==> flow/design.v <==
`timescale 1ns / 1ps
module cordic_stage (clk, reset, X_i, Y_i, Z_i, X_O, Y_O, Z_O);
  input clk;
  input reset;
  input  signed [15:0] X_i;
  input  signed [15:0] Y_i;
  input  signed [15:0] Z_i;
  output signed [15:0] X_O;
  output signed [15:0] Y_O;
  output signed [15:0] Z_O;
wire signed [15:0] as_O_asx_w_st1, as_O_asy_w_st1, as_O_asz_w_st1; 
wire signed [15:0] X_w_st1_st2, Y_w_st1_st2, Z_w_st1_st2;
wire signed [15:0] mux_z_st1_out;
wire dff_st1_out, xor_st1;
xor xor_gate(xor_st1, Z_i[15], Z_i[14]);
mux_2to1 mux_st1(.in0(Z_i), .in1({{2{Z_i[14]}}, {Z_i[13:0]}}), .sel(xor_st1), .out(mux_z_st1_out));
dff dff_st1(.in(xor_st1), .out(dff_st1_out), .clk(clk), .reset(reset));
add_sub asx_st1(.as_in1(X_i), .as_in2(Y_i), .as_control(~(mux_z_st1_out[15])), .as_out(as_O_asx_w_st1));
reg16b  reg16bxout_st1(.reg_in(as_O_asx_w_st1), .reg_out(X_w_st1_st2), .clk(clk), .reset(reset));
add_sub asy_st1(.as_in1(Y_i), .as_in2(X_i), .as_control(mux_z_st1_out[15]), .as_out(as_O_asy_w_st1));
reg16b  reg16byout_st1(.reg_in(as_O_asy_w_st1), .reg_out(Y_w_st1_st2), .clk(clk), .reset(reset));
add_sub asz_st1(.as_in1(mux_z_st1_out), .as_in2(16'h2000), .as_control(~(mux_z_st1_out[15])), .as_out(as_O_asz_w_st1));
reg16b  reg16bzout_st1(.reg_in(as_O_asz_w_st1), .reg_out(Z_w_st1_st2), .clk(clk), .reset(reset));
wire signed [15:0] as_O_asx_w_st2, as_O_asy_w_st2, as_O_asz_w_st2, X_w_st2_st3, Y_w_st2_st3, Z_w_st2_st3;
wire dff_st2_out;
dff dff_st2(.in(dff_st1_out), .out(dff_st2_out), .clk(clk), .reset(reset));
add_sub asx_st2(.as_in1(X_w_st1_st2), .as_in2(Y_w_st1_st2 >>> 1), .as_control(~(Z_w_st1_st2[15])), .as_out(as_O_asx_w_st2));
reg16b  reg16bxout_st2(.reg_in(as_O_asx_w_st2), .reg_out(X_w_st2_st3), .clk(clk), .reset(reset));
add_sub asy_st2(.as_in1(Y_w_st1_st2), .as_in2(X_w_st1_st2 >>> 1), .as_control(Z_w_st1_st2[15]), .as_out(as_O_asy_w_st2));
reg16b  reg16byout_st2(.reg_in(as_O_asy_w_st2), .reg_out(Y_w_st2_st3), .clk(clk), .reset(reset));
add_sub asz_st2(.as_in1(Z_w_st1_st2), .as_in2(16'h12E4), .as_control(~(Z_w_st1_st2[15])), .as_out(as_O_asz_w_st2));
reg16b  reg16bzout_st2(.reg_in(as_O_asz_w_st2), .reg_out(Z_w_st2_st3), .clk(clk), .reset(reset));
wire signed [15:0] as_O_asx_w_st3, as_O_asy_w_st3, as_O_asz_w_st3, X_w_st3_st4, Y_w_st3_st4, Z_w_st3_st4;
wire dff_st3_out;
dff dff_st3(.in(dff_st2_out), .out(dff_st3_out), .clk(clk), .reset(reset));
add_sub asx_st3(.as_in1(X_w_st2_st3), .as_in2(Y_w_st2_st3 >>> 2), .as_control(~(Z_w_st2_st3[15])), .as_out(as_O_asx_w_st3));
reg16b  reg16bxout_st3(.reg_in(as_O_asx_w_st3), .reg_out(X_w_st3_st4), .clk(clk), .reset(reset));
add_sub asy_st3(.as_in1(Y_w_st2_st3), .as_in2(X_w_st2_st3 >>> 2), .as_control(Z_w_st2_st3[15]), .as_out(as_O_asy_w_st3));
reg16b  reg16byout_st3(.reg_in(as_O_asy_w_st3), .reg_out(Y_w_st3_st4), .clk(clk), .reset(reset));
add_sub asz_st3(.as_in1(Z_w_st2_st3), .as_in2(16'h09FB), .as_control(~(Z_w_st2_st3[15])), .as_out(as_O_asz_w_st3));
reg16b  reg16bzout_st3(.reg_in(as_O_asz_w_st3), .reg_out(Z_w_st3_st4), .clk(clk), .reset(reset));
wire signed [15:0] as_O_asx_w_st4, as_O_asy_w_st4, as_O_asz_w_st4, X_w_st4_st5, Y_w_st4_st5, Z_w_st4_st5;
wire dff_st4_out;
dff dff_st4(.in(dff_st3_out), .out(dff_st4_out), .clk(clk), .reset(reset));
add_sub asx_st4(.as_in1(X_w_st3_st4), .as_in2(Y_w_st3_st4 >>> 3), .as_control(~(Z_w_st3_st4[15])), .as_out(as_O_asx_w_st4));
reg16b  reg16bxout_st4(.reg_in(as_O_asx_w_st4), .reg_out(X_w_st4_st5), .clk(clk), .reset(reset));
add_sub asy_st4(.as_in1(Y_w_st3_st4), .as_in2(X_w_st3_st4 >>> 3), .as_control(Z_w_st3_st4[15]), .as_out(as_O_asy_w_st4));
reg16b  reg16byout_st4(.reg_in(as_O_asy_w_st4), .reg_out(Y_w_st4_st5), .clk(clk), .reset(reset));
add_sub asz_st4(.as_in1(Z_w_st3_st4), .as_in2(16'h0511), .as_control(~(Z_w_st3_st4[15])), .as_out(as_O_asz_w_st4));
reg16b  reg16bzout_st4(.reg_in(as_O_asz_w_st4), .reg_out(Z_w_st4_st5), .clk(clk), .reset(reset));
wire signed [15:0] as_O_asx_w_st5, as_O_asy_w_st5, as_O_asz_w_st5, X_w_st5_st6, Y_w_st5_st6, Z_w_st5_st6;
wire dff_st5_out;
dff dff_st5(.in(dff_st4_out), .out(dff_st5_out), .clk(clk), .reset(reset));
add_sub asx_st5(.as_in1(X_w_st4_st5), .as_in2(Y_w_st4_st5 >>> 4), .as_control(~(Z_w_st4_st5[15])), .as_out(as_O_asx_w_st5));
reg16b  reg16bxout_st5(.reg_in(as_O_asx_w_st5), .reg_out(X_w_st5_st6), .clk(clk), .reset(reset));
add_sub asy_st5(.as_in1(Y_w_st4_st5), .as_in2(X_w_st4_st5 >>> 4), .as_control(Z_w_st4_st5[15]), .as_out(as_O_asy_w_st5));
reg16b  reg16byout_st5(.reg_in(as_O_asy_w_st5), .reg_out(Y_w_st5_st6), .clk(clk), .reset(reset));
add_sub asz_st5(.as_in1(Z_w_st4_st5), .as_in2(16'h028B), .as_control(~(Z_w_st4_st5[15])), .as_out(as_O_asz_w_st5));
reg16b  reg16bzout_st5(.reg_in(as_O_asz_w_st5), .reg_out(Z_w_st5_st6), .clk(clk), .reset(reset));
wire signed [15:0] as_O_asx_w_st6, as_O_asy_w_st6, as_O_asz_w_st6, X_w_st6_st7, Y_w_st6_st7, Z_w_st6_st7;
wire dff_st6_out;
dff dff_st6(.in(dff_st5_out), .out(dff_st6_out), .clk(clk), .reset(reset));
add_sub asx_st6(.as_in1(X_w_st5_st6), .as_in2(Y_w_st5_st6 >>> 5), .as_control(~(Z_w_st5_st6[15])), .as_out(as_O_asx_w_st6));
reg16b  reg16bxout_st6(.reg_in(as_O_asx_w_st6), .reg_out(X_w_st6_st7), .clk(clk), .reset(reset));
add_sub asy_st6(.as_in1(Y_w_st5_st6), .as_in2(X_w_st5_st6 >>> 5), .as_control(Z_w_st5_st6[15]), .as_out(as_O_asy_w_st6));
reg16b  reg16byout_st6(.reg_in(as_O_asy_w_st6), .reg_out(Y_w_st6_st7), .clk(clk), .reset(reset));
add_sub asz_st6(.as_in1(Z_w_st5_st6), .as_in2(16'h0146), .as_control(~(Z_w_st5_st6[15])), .as_out(as_O_asz_w_st6));
reg16b  reg16bzout_st6(.reg_in(as_O_asz_w_st6), .reg_out(Z_w_st6_st7), .clk(clk), .reset(reset));
wire signed [15:0] as_O_asx_w_st7, as_O_asy_w_st7, as_O_asz_w_st7, X_w_st7_st8, Y_w_st7_st8, Z_w_st7_st8;
wire dff_st7_out;
dff dff_st7(.in(dff_st6_out), .out(dff_st7_out), .clk(clk), .reset(reset));
add_sub asx_st7(.as_in1(X_w_st6_st7), .as_in2(Y_w_st6_st7 >>> 6), .as_control(~(Z_w_st6_st7[15])), .as_out(as_O_asx_w_st7));
reg16b  reg16bxout_st7(.reg_in(as_O_asx_w_st7), .reg_out(X_w_st7_st8), .clk(clk), .reset(reset));
add_sub asy_st7(.as_in1(Y_w_st6_st7), .as_in2(X_w_st6_st7 >>> 6), .as_control(Z_w_st6_st7[15]), .as_out(as_O_asy_w_st7));
reg16b  reg16byout_st7(.reg_in(as_O_asy_w_st7), .reg_out(Y_w_st7_st8), .clk(clk), .reset(reset));
add_sub asz_st7(.as_in1(Z_w_st6_st7), .as_in2(16'h00A3), .as_control(~(Z_w_st6_st7[15])), .as_out(as_O_asz_w_st7));
reg16b  reg16bzout_st7(.reg_in(as_O_asz_w_st7), .reg_out(Z_w_st7_st8), .clk(clk), .reset(reset));
wire signed [15:0] as_O_asx_w_st8, as_O_asy_w_st8, as_O_asz_w_st8, X_w_st8_st9, Y_w_st8_st9, Z_w_st8_st9;
wire dff_st8_out;
dff dff_st8(.in(dff_st7_out), .out(dff_st8_out), .clk(clk), .reset(reset));
add_sub asx_st8(.as_in1(X_w_st7_st8), .as_in2(Y_w_st7_st8 >>> 7), .as_control(~(Z_w_st7_st8[15])), .as_out(as_O_asx_w_st8));
reg16b  reg16bxout_st8(.reg_in(as_O_asx_w_st8), .reg_out(X_w_st8_st9), .clk(clk), .reset(reset));
add_sub asy_st8(.as_in1(Y_w_st7_st8), .as_in2(X_w_st7_st8 >>> 7), .as_control(Z_w_st7_st8[15]), .as_out(as_O_asy_w_st8));
reg16b  reg16byout_st8(.reg_in(as_O_asy_w_st8), .reg_out(Y_w_st8_st9), .clk(clk), .reset(reset));
add_sub asz_st8(.as_in1(Z_w_st7_st8), .as_in2(16'h0051), .as_control(~(Z_w_st7_st8[15])), .as_out(as_O_asz_w_st8));
reg16b  reg16bzout_st8(.reg_in(as_O_asz_w_st8), .reg_out(Z_w_st8_st9), .clk(clk), .reset(reset));
wire signed [15:0] as_O_asx_w_st9, as_O_asy_w_st9, as_O_asz_w_st9, X_w_st9_st10, Y_w_st9_st10, Z_w_st9_st10;
wire dff_st9_out;
dff dff_st9(.in(dff_st8_out), .out(dff_st9_out), .clk(clk), .reset(reset));
add_sub asx_st9(.as_in1(X_w_st8_st9), .as_in2(Y_w_st8_st9 >>> 8), .as_control(~(Z_w_st8_st9[15])), .as_out(as_O_asx_w_st9));
reg16b  reg16bxout_st9(.reg_in(as_O_asx_w_st9), .reg_out(X_w_st9_st10), .clk(clk), .reset(reset));
add_sub asy_st9(.as_in1(Y_w_st8_st9), .as_in2(X_w_st8_st9 >>> 8), .as_control(Z_w_st8_st9[15]), .as_out(as_O_asy_w_st9));
reg16b  reg16byout_st9(.reg_in(as_O_asy_w_st9), .reg_out(Y_w_st9_st10), .clk(clk), .reset(reset));
add_sub asz_st9(.as_in1(Z_w_st8_st9), .as_in2(16'h0029), .as_control(~(Z_w_st8_st9[15])), .as_out(as_O_asz_w_st9));
reg16b  reg16bzout_st9(.reg_in(as_O_asz_w_st9), .reg_out(Z_w_st9_st10), .clk(clk), .reset(reset));
wire signed [15:0] as_O_asx_w_st10, as_O_asy_w_st10, as_O_asz_w_st10, X_w_st10_st11, Y_w_st10_st11, Z_w_st10_st11;
wire dff_st10_out;
dff dff_st10(.in(dff_st9_out), .out(dff_st10_out), .clk(clk), .reset(reset));
add_sub asx_st10(.as_in1(X_w_st9_st10), .as_in2(Y_w_st9_st10 >>> 9), .as_control(~(Z_w_st9_st10[15])), .as_out(as_O_asx_w_st10));
reg16b  reg16bxout_st10(.reg_in(as_O_asx_w_st10), .reg_out(X_w_st10_st11), .clk(clk), .reset(reset));
add_sub asy_st10(.as_in1(Y_w_st9_st10), .as_in2(X_w_st9_st10 >>> 9), .as_control(Z_w_st9_st10[15]), .as_out(as_O_asy_w_st10));
reg16b  reg16byout_st10(.reg_in(as_O_asy_w_st10), .reg_out(Y_w_st10_st11), .clk(clk), .reset(reset));
add_sub asz_st10(.as_in1(Z_w_st9_st10), .as_in2(16'h0014), .as_control(~(Z_w_st9_st10[15])), .as_out(as_O_asz_w_st10));
reg16b  reg16bzout_st10(.reg_in(as_O_asz_w_st10), .reg_out(Z_w_st10_st11), .clk(clk), .reset(reset));
wire signed [15:0] as_O_asx_w_st11, as_O_asy_w_st11, as_O_asz_w_st11, X_w_st11_st12, Y_w_st11_st12, Z_w_st11_st12;
wire dff_st11_out;
dff dff_st11(.in(dff_st10_out), .out(dff_st11_out), .clk(clk), .reset(reset));
add_sub asx_st11(.as_in1(X_w_st10_st11), .as_in2(Y_w_st10_st11 >>> 10), .as_control(~(Z_w_st10_st11[15])), .as_out(as_O_asx_w_st11));
reg16b  reg16bxout_st11(.reg_in(as_O_asx_w_st11), .reg_out(X_w_st11_st12), .clk(clk), .reset(reset));
add_sub asy_st11(.as_in1(Y_w_st10_st11), .as_in2(X_w_st10_st11 >>> 10), .as_control(Z_w_st10_st11[15]), .as_out(as_O_asy_w_st11));
reg16b  reg16byout_st11(.reg_in(as_O_asy_w_st11), .reg_out(Y_w_st11_st12), .clk(clk), .reset(reset));
add_sub asz_st11(.as_in1(Z_w_st10_st11), .as_in2(16'h000A), .as_control(~(Z_w_st10_st11[15])), .as_out(as_O_asz_w_st11));
reg16b  reg16bzout_st11(.reg_in(as_O_asz_w_st11), .reg_out(Z_w_st11_st12), .clk(clk), .reset(reset));
wire signed [15:0] as_O_asx_w_st12, as_O_asy_w_st12, as_O_asz_w_st12, X_w_st12_st13, Y_w_st12_st13, Z_w_st12_st13;
wire dff_st12_out;
dff dff_st12(.in(dff_st11_out), .out(dff_st12_out), .clk(clk), .reset(reset));
add_sub asx_st12(.as_in1(X_w_st11_st12), .as_in2(Y_w_st11_st12 >>> 11), .as_control(~(Z_w_st11_st12[15])), .as_out(as_O_asx_w_st12));
reg16b  reg16bxout_st12(.reg_in(as_O_asx_w_st12), .reg_out(X_w_st12_st13), .clk(clk), .reset(reset));
add_sub asy_st12(.as_in1(Y_w_st11_st12), .as_in2(X_w_st11_st12 >>> 11), .as_control(Z_w_st11_st12[15]), .as_out(as_O_asy_w_st12));
reg16b  reg16byout_st12(.reg_in(as_O_asy_w_st12), .reg_out(Y_w_st12_st13), .clk(clk), .reset(reset));
add_sub asz_st12(.as_in1(Z_w_st11_st12), .as_in2(16'h0005), .as_control(~(Z_w_st11_st12[15])), .as_out(as_O_asz_w_st12));
reg16b  reg16bzout_st12(.reg_in(as_O_asz_w_st12), .reg_out(Z_w_st12_st13), .clk(clk), .reset(reset));
wire signed [15:0] as_O_asx_w_st13, as_O_asy_w_st13, as_O_asz_w_st13, X_w_st13_st14, Y_w_st13_st14, Z_w_st13_st14;
wire dff_st13_out;
dff dff_st13(.in(dff_st12_out), .out(dff_st13_out), .clk(clk), .reset(reset));
add_sub asx_st13(.as_in1(X_w_st12_st13), .as_in2(Y_w_st12_st13 >>> 12), .as_control(~(Z_w_st12_st13[15])), .as_out(as_O_asx_w_st13));
reg16b  reg16bxout_st13(.reg_in(as_O_asx_w_st13), .reg_out(X_w_st13_st14), .clk(clk), .reset(reset));
add_sub asy_st13(.as_in1(Y_w_st12_st13), .as_in2(X_w_st12_st13 >>> 12), .as_control(Z_w_st12_st13[15]), .as_out(as_O_asy_w_st13));
reg16b  reg16byout_st13(.reg_in(as_O_asy_w_st13), .reg_out(Y_w_st13_st14), .clk(clk), .reset(reset));
add_sub asz_st13(.as_in1(Z_w_st12_st13), .as_in2(16'h0003), .as_control(~(Z_w_st12_st13[15])), .as_out(as_O_asz_w_st13));
reg16b  reg16bzout_st13(.reg_in(as_O_asz_w_st13), .reg_out(Z_w_st13_st14), .clk(clk), .reset(reset));
wire signed [15:0] as_O_asx_w_st14, as_O_asy_w_st14, as_O_asz_w_st14, X_w_st14_st15, Y_w_st14_st15, Z_w_st14_st15;
wire dff_st14_out;
dff dff_st14(.in(dff_st13_out), .out(dff_st14_out), .clk(clk), .reset(reset));
add_sub asx_st14(.as_in1(X_w_st13_st14), .as_in2(Y_w_st13_st14 >>> 13), .as_control(~(Z_w_st13_st14[15])), .as_out(as_O_asx_w_st14));
reg16b  reg16bxout_st14(.reg_in(as_O_asx_w_st14), .reg_out(X_w_st14_st15), .clk(clk), .reset(reset));
add_sub asy_st14(.as_in1(Y_w_st13_st14), .as_in2(X_w_st13_st14 >>> 13), .as_control(Z_w_st13_st14[15]), .as_out(as_O_asy_w_st14));
reg16b  reg16byout_st14(.reg_in(as_O_asy_w_st14), .reg_out(Y_w_st14_st15), .clk(clk), .reset(reset));
add_sub asz_st14(.as_in1(Z_w_st13_st14), .as_in2(16'h0001), .as_control(~(Z_w_st13_st14[15])), .as_out(as_O_asz_w_st14));
reg16b  reg16bzout_st14(.reg_in(as_O_asz_w_st14), .reg_out(Z_w_st14_st15), .clk(clk), .reset(reset));
wire signed [15:0] as_O_asx_w_st15, as_O_asy_w_st15, as_O_asz_w_st15, X_w_st15_st16, Y_w_st15_st16, Z_w_st15_st16;
wire dff_st15_out;
dff dff_st15(.in(dff_st14_out), .out(dff_st15_out), .clk(clk), .reset(reset));
add_sub asx_st15(.as_in1(X_w_st14_st15), .as_in2(Y_w_st14_st15 >>> 14), .as_control(~(Z_w_st14_st15[15])), .as_out(as_O_asx_w_st15));
reg16b  reg16bxout_st15(.reg_in(as_O_asx_w_st15), .reg_out(X_w_st15_st16), .clk(clk), .reset(reset));
add_sub asy_st15(.as_in1(Y_w_st14_st15), .as_in2(X_w_st14_st15 >>> 14), .as_control(Z_w_st14_st15[15]), .as_out(as_O_asy_w_st15));
reg16b  reg16byout_st15(.reg_in(as_O_asy_w_st15), .reg_out(Y_w_st15_st16), .clk(clk), .reset(reset));
add_sub asz_st15(.as_in1(Z_w_st14_st15), .as_in2(16'h0001), .as_control(~(Z_w_st14_st15[15])), .as_out(as_O_asz_w_st15));
reg16b  reg16bzout_st15(.reg_in(as_O_asz_w_st15), .reg_out(Z_w_st15_st16), .clk(clk), .reset(reset));
wire signed [15:0] as_O_asx_w_st16, as_O_asy_w_st16, as_O_asz_w_st16, X_w_st16_st17, Y_w_st16_st17, Z_w_st16_st17;
wire dff_st16_out;
dff dff_st16(.in(dff_st15_out), .out(dff_st16_out), .clk(clk), .reset(reset));
add_sub asx_st16(.as_in1(X_w_st15_st16), .as_in2(Y_w_st15_st16 >>> 15), .as_control(~(Z_w_st15_st16[15])), .as_out(as_O_asx_w_st16));
reg16b  reg16bxout_st16(.reg_in(as_O_asx_w_st16), .reg_out(X_w_st16_st17), .clk(clk), .reset(reset));
add_sub asy_st16(.as_in1(Y_w_st15_st16), .as_in2(X_w_st15_st16 >>> 15), .as_control(Z_w_st15_st16[15]), .as_out(as_O_asy_w_st16));
reg16b  reg16byout_st16(.reg_in(as_O_asy_w_st16), .reg_out(Y_w_st16_st17), .clk(clk), .reset(reset));
add_sub asz_st16(.as_in1(Z_w_st15_st16), .as_in2(16'h0000), .as_control(~(Z_w_st15_st16[15])), .as_out(as_O_asz_w_st16));
reg16b  reg16bzout_st16(.reg_in(as_O_asz_w_st16), .reg_out(Z_O), .clk(clk), .reset(reset));
mux_2to1 mux_x_st17(.in0(X_w_st16_st17), .in1(-X_w_st16_st17), .sel(dff_st16_out), .out(X_O));
mux_2to1 mux_y_st17(.in0(Y_w_st16_st17), .in1(-Y_w_st16_st17), .sel(dff_st16_out), .out(Y_O));
endmodule
module reg16b(reg_in, reg_out, clk, reset);
input clk, reset;
input signed [15:0] reg_in;
output reg signed [15:0] reg_out;
always @(posedge clk)
begin
    if (reset)
      reg_out <= 16'sd0;
    else
      reg_out <= reg_in;     
end
endmodule  
module add_sub(as_in1, as_in2,as_control, as_out);
input signed [15:0] as_in1, as_in2;
input as_control;
output reg signed [15:0] as_out;
always @(*)
begin
  if (as_control)
    as_out = as_in1 - as_in2;
  else
    as_out = as_in1 + as_in2;
end
endmodule
module mux_2to1(in0, in1, sel, out);
input signed [15:0] in0, in1;
input sel;
output reg signed [15:0] out;
always @(*)
begin
    if(sel)
        out = in1;
    else
        out = in0;
end
endmodule
module dff(in, out, clk, reset);
input in, clk, reset;
output reg out;
always @(posedge clk)
    begin
        if(reset)
            out <= 0;
        else
            out <= in;
    end
endmodule
# Step by step through the tools: cordic_stage
# The steps from the RTL of cordic_stage to its reports follow in flow order.
# Line numbers count from 1 in the design file above.
# The mark -- stands for no value.
[setup] top="cordic_stage" clock="clk" cell_library="sky130hd" corner="tt_025C_1v80"

# After elaboration
# Source: Yosys, flattened and elaborated, memories not mapped. Widths are those after wreduce; folded enables and synchronous resets count as part of the registers. Registers that Yosys merges into a memory's read port (data or address) are not register bits. Print and check cells do not count. Equal cells are merged and count once.
[bits] elab_cells=210 output_inout_bits=48 ff_bits=784
[classes] addsub=95 bitwise=1 n_mux=50
[op_table] operator="two-way mux 16 bit" n=50
[op_table] operator="adder 16 x 1 -> 16 bit" n=2
[op_table] operator="subtractor 16 x 1 -> 16 bit" n=2
[op_table] operator="adder 16 x 10 -> 16 bit" n=2
[op_table] operator="subtractor 16 x 10 -> 16 bit" n=2
[op_table] operator="adder 16 x 11 -> 16 bit" n=2
[op_table] operator="subtractor 16 x 11 -> 16 bit" n=2
[op_table] operator="adder 16 x 12 -> 16 bit" n=2
[op_table] operator="subtractor 16 x 12 -> 16 bit" n=2
[op_table] operator="adder 16 x 13 -> 16 bit" n=2
[op_table] operator="subtractor 16 x 13 -> 16 bit" n=2
[op_table] operator="adder 16 x 14 -> 16 bit" n=2
[op_table] operator="subtractor 16 x 14 -> 16 bit" n=2
[op_table] operator="adder 16 x 15 -> 16 bit" n=2
[op_table] operator="subtractor 16 x 15 -> 16 bit" n=2
[op_table] operator="subtractor 16 bit" n=2
[op_table] operator="adder 16 x 2 -> 16 bit" n=2
[op_table] operator="subtractor 16 x 2 -> 16 bit" n=2
[op_table] operator="adder 16 x 2 -> 16 bit (second input constant)" n=2
[op_table] operator="subtractor 16 x 2 -> 16 bit (second input constant)" n=2
[op_table] operator="adder 16 x 3 -> 16 bit" n=2
[op_table] operator="subtractor 16 x 3 -> 16 bit" n=2
[op_table] operator="adder 16 x 4 -> 16 bit" n=2
[op_table] operator="subtractor 16 x 4 -> 16 bit" n=2
[op_table] operator="adder 16 x 5 -> 16 bit" n=2
[op_table] operator="subtractor 16 x 5 -> 16 bit" n=2
[op_table] operator="adder 16 x 6 -> 16 bit" n=2
[op_table] operator="subtractor 16 x 6 -> 16 bit" n=2
# Other operator kinds: 35; their cells: 42.

# Longest topological paths
# Yosys ltp: most cells in a row. Word level: on the elaborated netlist, between registers, memories and ports. Mapped: between sequential cells and ports; inverters and the memories' decode and read muxes count.
[depth] depth_word=4 ABC_AREA=0 ltp_mapped=15 depth_no_buf=15

# Netlist
# Source: synth_stat.txt of the flow (Yosys; design flattened, memories mapped). It holds for the ABC_AREA given above (unset counts as 0); a run with the other value may have another netlist.
# Totals and module areas in this step are rounded.
[types] cell_type="sky130_fd_sc_hd__dfxtp_1" n=783 type_area_um2=1.57E+04
[types] cell_type="sky130_fd_sc_hd__ha_1" n=773 type_area_um2=9.67E+03
[types] cell_type="sky130_fd_sc_hd__nor2_1" n=890 type_area_um2=3.34E+03
[types] cell_type="sky130_fd_sc_hd__xnor2_1" n=332 type_area_um2=2.91E+03
[types] cell_type="sky130_fd_sc_hd__a21oi_1" n=512 type_area_um2=2.56E+03
[types] cell_type="sky130_fd_sc_hd__xor2_1" n=273 type_area_um2=2.39E+03
[types] cell_type="sky130_fd_sc_hd__a21o_1" n=214 type_area_um2=1.61E+03
[types] cell_type="sky130_fd_sc_hd__o21ai_0" n=320 type_area_um2=1.6E+03
[types] cell_type="sky130_fd_sc_hd__nor2b_1" n=240 type_area_um2=1501.44
[types] cell_type="sky130_fd_sc_hd__nor3_1" n=252 type_area_um2=1261.21
[types] cell_type="sky130_fd_sc_hd__inv_1" n=328 type_area_um2=1.23E+03
[types] cell_type="sky130_fd_sc_hd__nand2_1" n=297 type_area_um2=1.11E+03
[types] cell_type="sky130_fd_sc_hd__o21a_1" n=135 type_area_um2=1.01E+03
[types] cell_type="sky130_fd_sc_hd__fa_1" n=48 type_area_um2=960.922
[types] cell_type="sky130_fd_sc_hd__a211oi_1" n=96 type_area_um2=720.691
[types] cell_type="sky130_fd_sc_hd__mux2_2" n=60 type_area_um2=675.648
[types] cell_type="sky130_fd_sc_hd__nand3_1" n=132 type_area_um2=660.634
[types] cell_type="sky130_fd_sc_hd__nand2b_1" n=104 type_area_um2=650.624
# Not listed: further types 74, cells in them 1172.
[synth_totals] ffs=783 cells=6961 area_um2=57850 sequential_area_um2=15680
# By module: a second synthesis without flattening, with its own total; a netlist apart from the flattened one above.
[unflattened] hier_cells=8293 hier_area_um2=71720
# Each row is one instance without its submodules.
[by_module] module="add_sub" area_um2=989.7 instances=48 n_cells=136 seq_area_um2=0.0
[by_module] module="reg16b" area_um2=464.2 instances=48 n_cells=33 seq_area_um2=320.3
[by_module] module="mux_2to1" area_um2=249.0 instances=3 n_cells=18 seq_area_um2=0.0
[by_module] module="cordic_stage" area_um2=641.9 instances=1 n_cells=95 seq_area_um2=0.0
[by_module] module="dff" area_um2=33.8 instances=16 n_cells=2 seq_area_um2=20.0

# Timing after synthesis
# OpenSTA on the mapped netlist: ideal clock, no wires. The path of least setup slack (recovery checks aside). Input and output delay are each 20% of the period. Register names are those of the netlist, which keeps one name where synthesis merged equal registers.
[synth_path] kind="reg-to-reg" from="reg reg16bxout_st14.reg_out[15]" to="reg reg16byout_st15.reg_out[12]" arrival_ns=3.322 slack_ns=0.204 driving_pins=12 path_delay_ns=3.445 launch_ns=0.000 period_ns=3.65 period_less_setup_slack_ns=3.446
# "path_delay_ns" is the arrival time less input delay plus setup time.
# "driving_pins": output pins that drive a net of the path, with the launching flip-flop's if there is one; two outputs of one cell count as two.
# "period_less_setup_slack_ns" = period - worst setup slack (recovery checks aside). The figure is calculated, with input and output delays left at 20% of the set period.
# The rows between start and end are the longest chain of elaborated cells between them; the timing report does not say that the signal goes this way. Where chains are equally long, one stands for them.
# Each line given opens the expression or statement behind the cell; cells for indexed reads and writes are added by Yosys, which also makes memories of some case tables.
[synth_between] cell_sequence="sky130_fd_sc_hd__dfxtp_1 sky130_fd_sc_hd__inv_1 sky130_fd_sc_hd__ha_1 sky130_fd_sc_hd__mux2i_1 sky130_fd_sc_hd__ha_1 sky130_fd_sc_hd__a21oi_1 sky130_fd_sc_hd__o21bai_1 sky130_fd_sc_hd__a2111oi_1 sky130_fd_sc_hd__nor3_1 sky130_fd_sc_hd__a2111oi_2 sky130_fd_sc_hd__a21oi_1 sky130_fd_sc_hd__mux2_1" elab_chain_cells=2 cells_between=3 cone_lines=3 classes_between="add/sub (2); mux (1)"
[synth_rtl] item="start: declaration" line=165 source="output reg signed [15:0] reg_out;"
[synth_rtl] item="start: assignment" line=169 source="reg_out <= 16'sd0;"
[synth_rtl] item="start: assignment" line=171 source="reg_out <= reg_in;"
[synth_rtl] item="adder 16 x 2 -> 16 bit" line=183 source="as_out = as_in1 + as_in2;"
[synth_rtl] item="two-way mux 16 bit" line=180 source="if (as_control)"
[synth_rtl] item="end: assignment" line=169
[synth_rtl] item="end: assignment" line=171
[synth_rtl] item="end: declaration" line=165

# Worst path after layout
# Path of least setup slack in the final report of flow run A (OpenROAD, finished layout, wires in). Where an end is a register, its clock arrival counts in the times.
[layout_path] kind="reg-to-output" from="reg dff_st16.out" to="out X_O[4]" arrival_ns=3.62 slack_ns=0.22 out_delay_ns=0.96 driving_pins=6 launch_ns=0.70 period_ns=4.81
# The rows between start and end are the longest chain of elaborated cells between them; the timing report does not say that the signal goes this way. Where chains are equally long, one stands for them.
[layout_between] cell_sequence="sky130_fd_sc_hd__dfxtp_1 sky130_fd_sc_hd__clkbuf_1 sky130_fd_sc_hd__clkbuf_1 sky130_fd_sc_hd__nand2_1 sky130_fd_sc_hd__xnor2_1 sky130_fd_sc_hd__clkdlybuf4s50_1" elab_chain_cells=1 cells_between=1 cone_lines=1 classes_between="mux (1)"
[layout_rtl] item="start: declaration" line=200 source="output reg out;"
[layout_rtl] item="start: assignment" line=204 source="out <= 0;"
[layout_rtl] item="start: assignment" line=206 source="out <= in;"
[layout_rtl] item="two-way mux 16 bit" line=192 source="if(sel)"
[layout_rtl] item="end: declaration" line=8 source="output signed [15:0] X_O;"

cordic_stage through Yosys and OpenROAD on sky130hd: 2 stored runs, unordered, with their settings and measured results. The constraints put input and output delay at 20% of the set period each and load the outputs with 0.01 pF.
"timing.achieved_period_ns": clock period set for the run, less the worst setup slack. It is reckoned from that one timing run; input and output delays stay at 20% of the period that was set.
By "timing.worst_path_ns" is meant the share of the clock period that the worst setup path is allowed (20% is reserved at inputs, 20% at outputs), minus its slack. Clock arrival times at its registers enter into it.
The measured numbers are rounded.

[flow] flow run A: files
==> flow/run.sh <==
#!/bin/bash
# the make line also repeats the synthesis and layout settings of config.mk as NAME=value (left out here)
make -C /OpenROAD-flow-scripts/flow DESIGN_CONFIG=/design/flow/config.mk WORK_HOME=/design/flow/orfs CLKGATE_MAP_FILE= finish
==> flow/config.mk <==
export PLATFORM = sky130hd
export DESIGN_NAME = cordic_stage
export DESIGN_NICKNAME = cordic_stage
export VERILOG_FILES = /design/flow/design.v
export SDC_FILE = /design/flow/constraint.sdc
export NUM_CORES = 4
export LEC_CHECK = 0
export CAP_MARGIN = 20
export CELL_PAD_IN_SITES_GLOBAL_PLACEMENT = 2
export CORE_MARGIN = 2
export CORE_UTILIZATION = 47
export GPL_ROUTABILITY_DRIVEN = 0
export GPL_TIMING_DRIVEN = 0
export HOLD_SLACK_MARGIN = 0.19
export SLEW_MARGIN = 20
==> flow/constraint.sdc <==
create_clock -name core_clock -period 4.81 [get_ports {clk}]
set_input_delay 0.9620 -clock core_clock [delete_from_list [all_inputs] [get_ports {clk}]]
set_output_delay 0.9620 -clock core_clock [all_outputs]
set_load 0.01 [all_outputs]

[flow] flow run A: metrics
[metrics] timing.achieved_period_ns = 4.585
[metrics] timing.setup.tns_ns = 0.000
[metrics] ws_setup_ns = 0.225
[metrics] die_footprint_um2 = 125900
[metrics] timing.worst_path_ns = 3.62
[metrics] timing.worst_path_kind = reg-to-output
[metrics] finalUtil_pct = 52.7
[metrics] final_cell_area_um2 = 64350
[metrics] post_synth_area_um2 = 57850

[flow] flow run B: files
==> flow/run.sh <==
#!/bin/bash
# the make line also repeats the synthesis and layout settings of config.mk as NAME=value (left out here)
make -C /OpenROAD-flow-scripts/flow DESIGN_CONFIG=/design/flow/config.mk WORK_HOME=/design/flow/orfs CLKGATE_MAP_FILE= finish
==> flow/config.mk <==
export PLATFORM = sky130hd
export DESIGN_NAME = cordic_stage
export DESIGN_NICKNAME = cordic_stage
export VERILOG_FILES = /design/flow/design.v
export SDC_FILE = /design/flow/constraint.sdc
export NUM_CORES = 4
export LEC_CHECK = 0
export CAP_MARGIN = 20
export CELL_PAD_IN_SITES_DETAIL_PLACEMENT = 0
export CELL_PAD_IN_SITES_GLOBAL_PLACEMENT = 1
export CORE_MARGIN = 10
export CORE_UTILIZATION = 67
export PLACE_DENSITY_LB_ADDON = 0.17
export SETUP_SLACK_MARGIN = -0.22
export SLEW_MARGIN = 20
export TNS_END_PERCENT = 85
==> flow/constraint.sdc <==
create_clock -name core_clock -period 4.98 [get_ports {clk}]
set_input_delay 0.9960 -clock core_clock [delete_from_list [all_inputs] [get_ports {clk}]]
set_output_delay 0.9960 -clock core_clock [all_outputs]
set_load 0.01 [all_outputs]

[flow] flow run B: no final report: placement broke off with FLW-0024
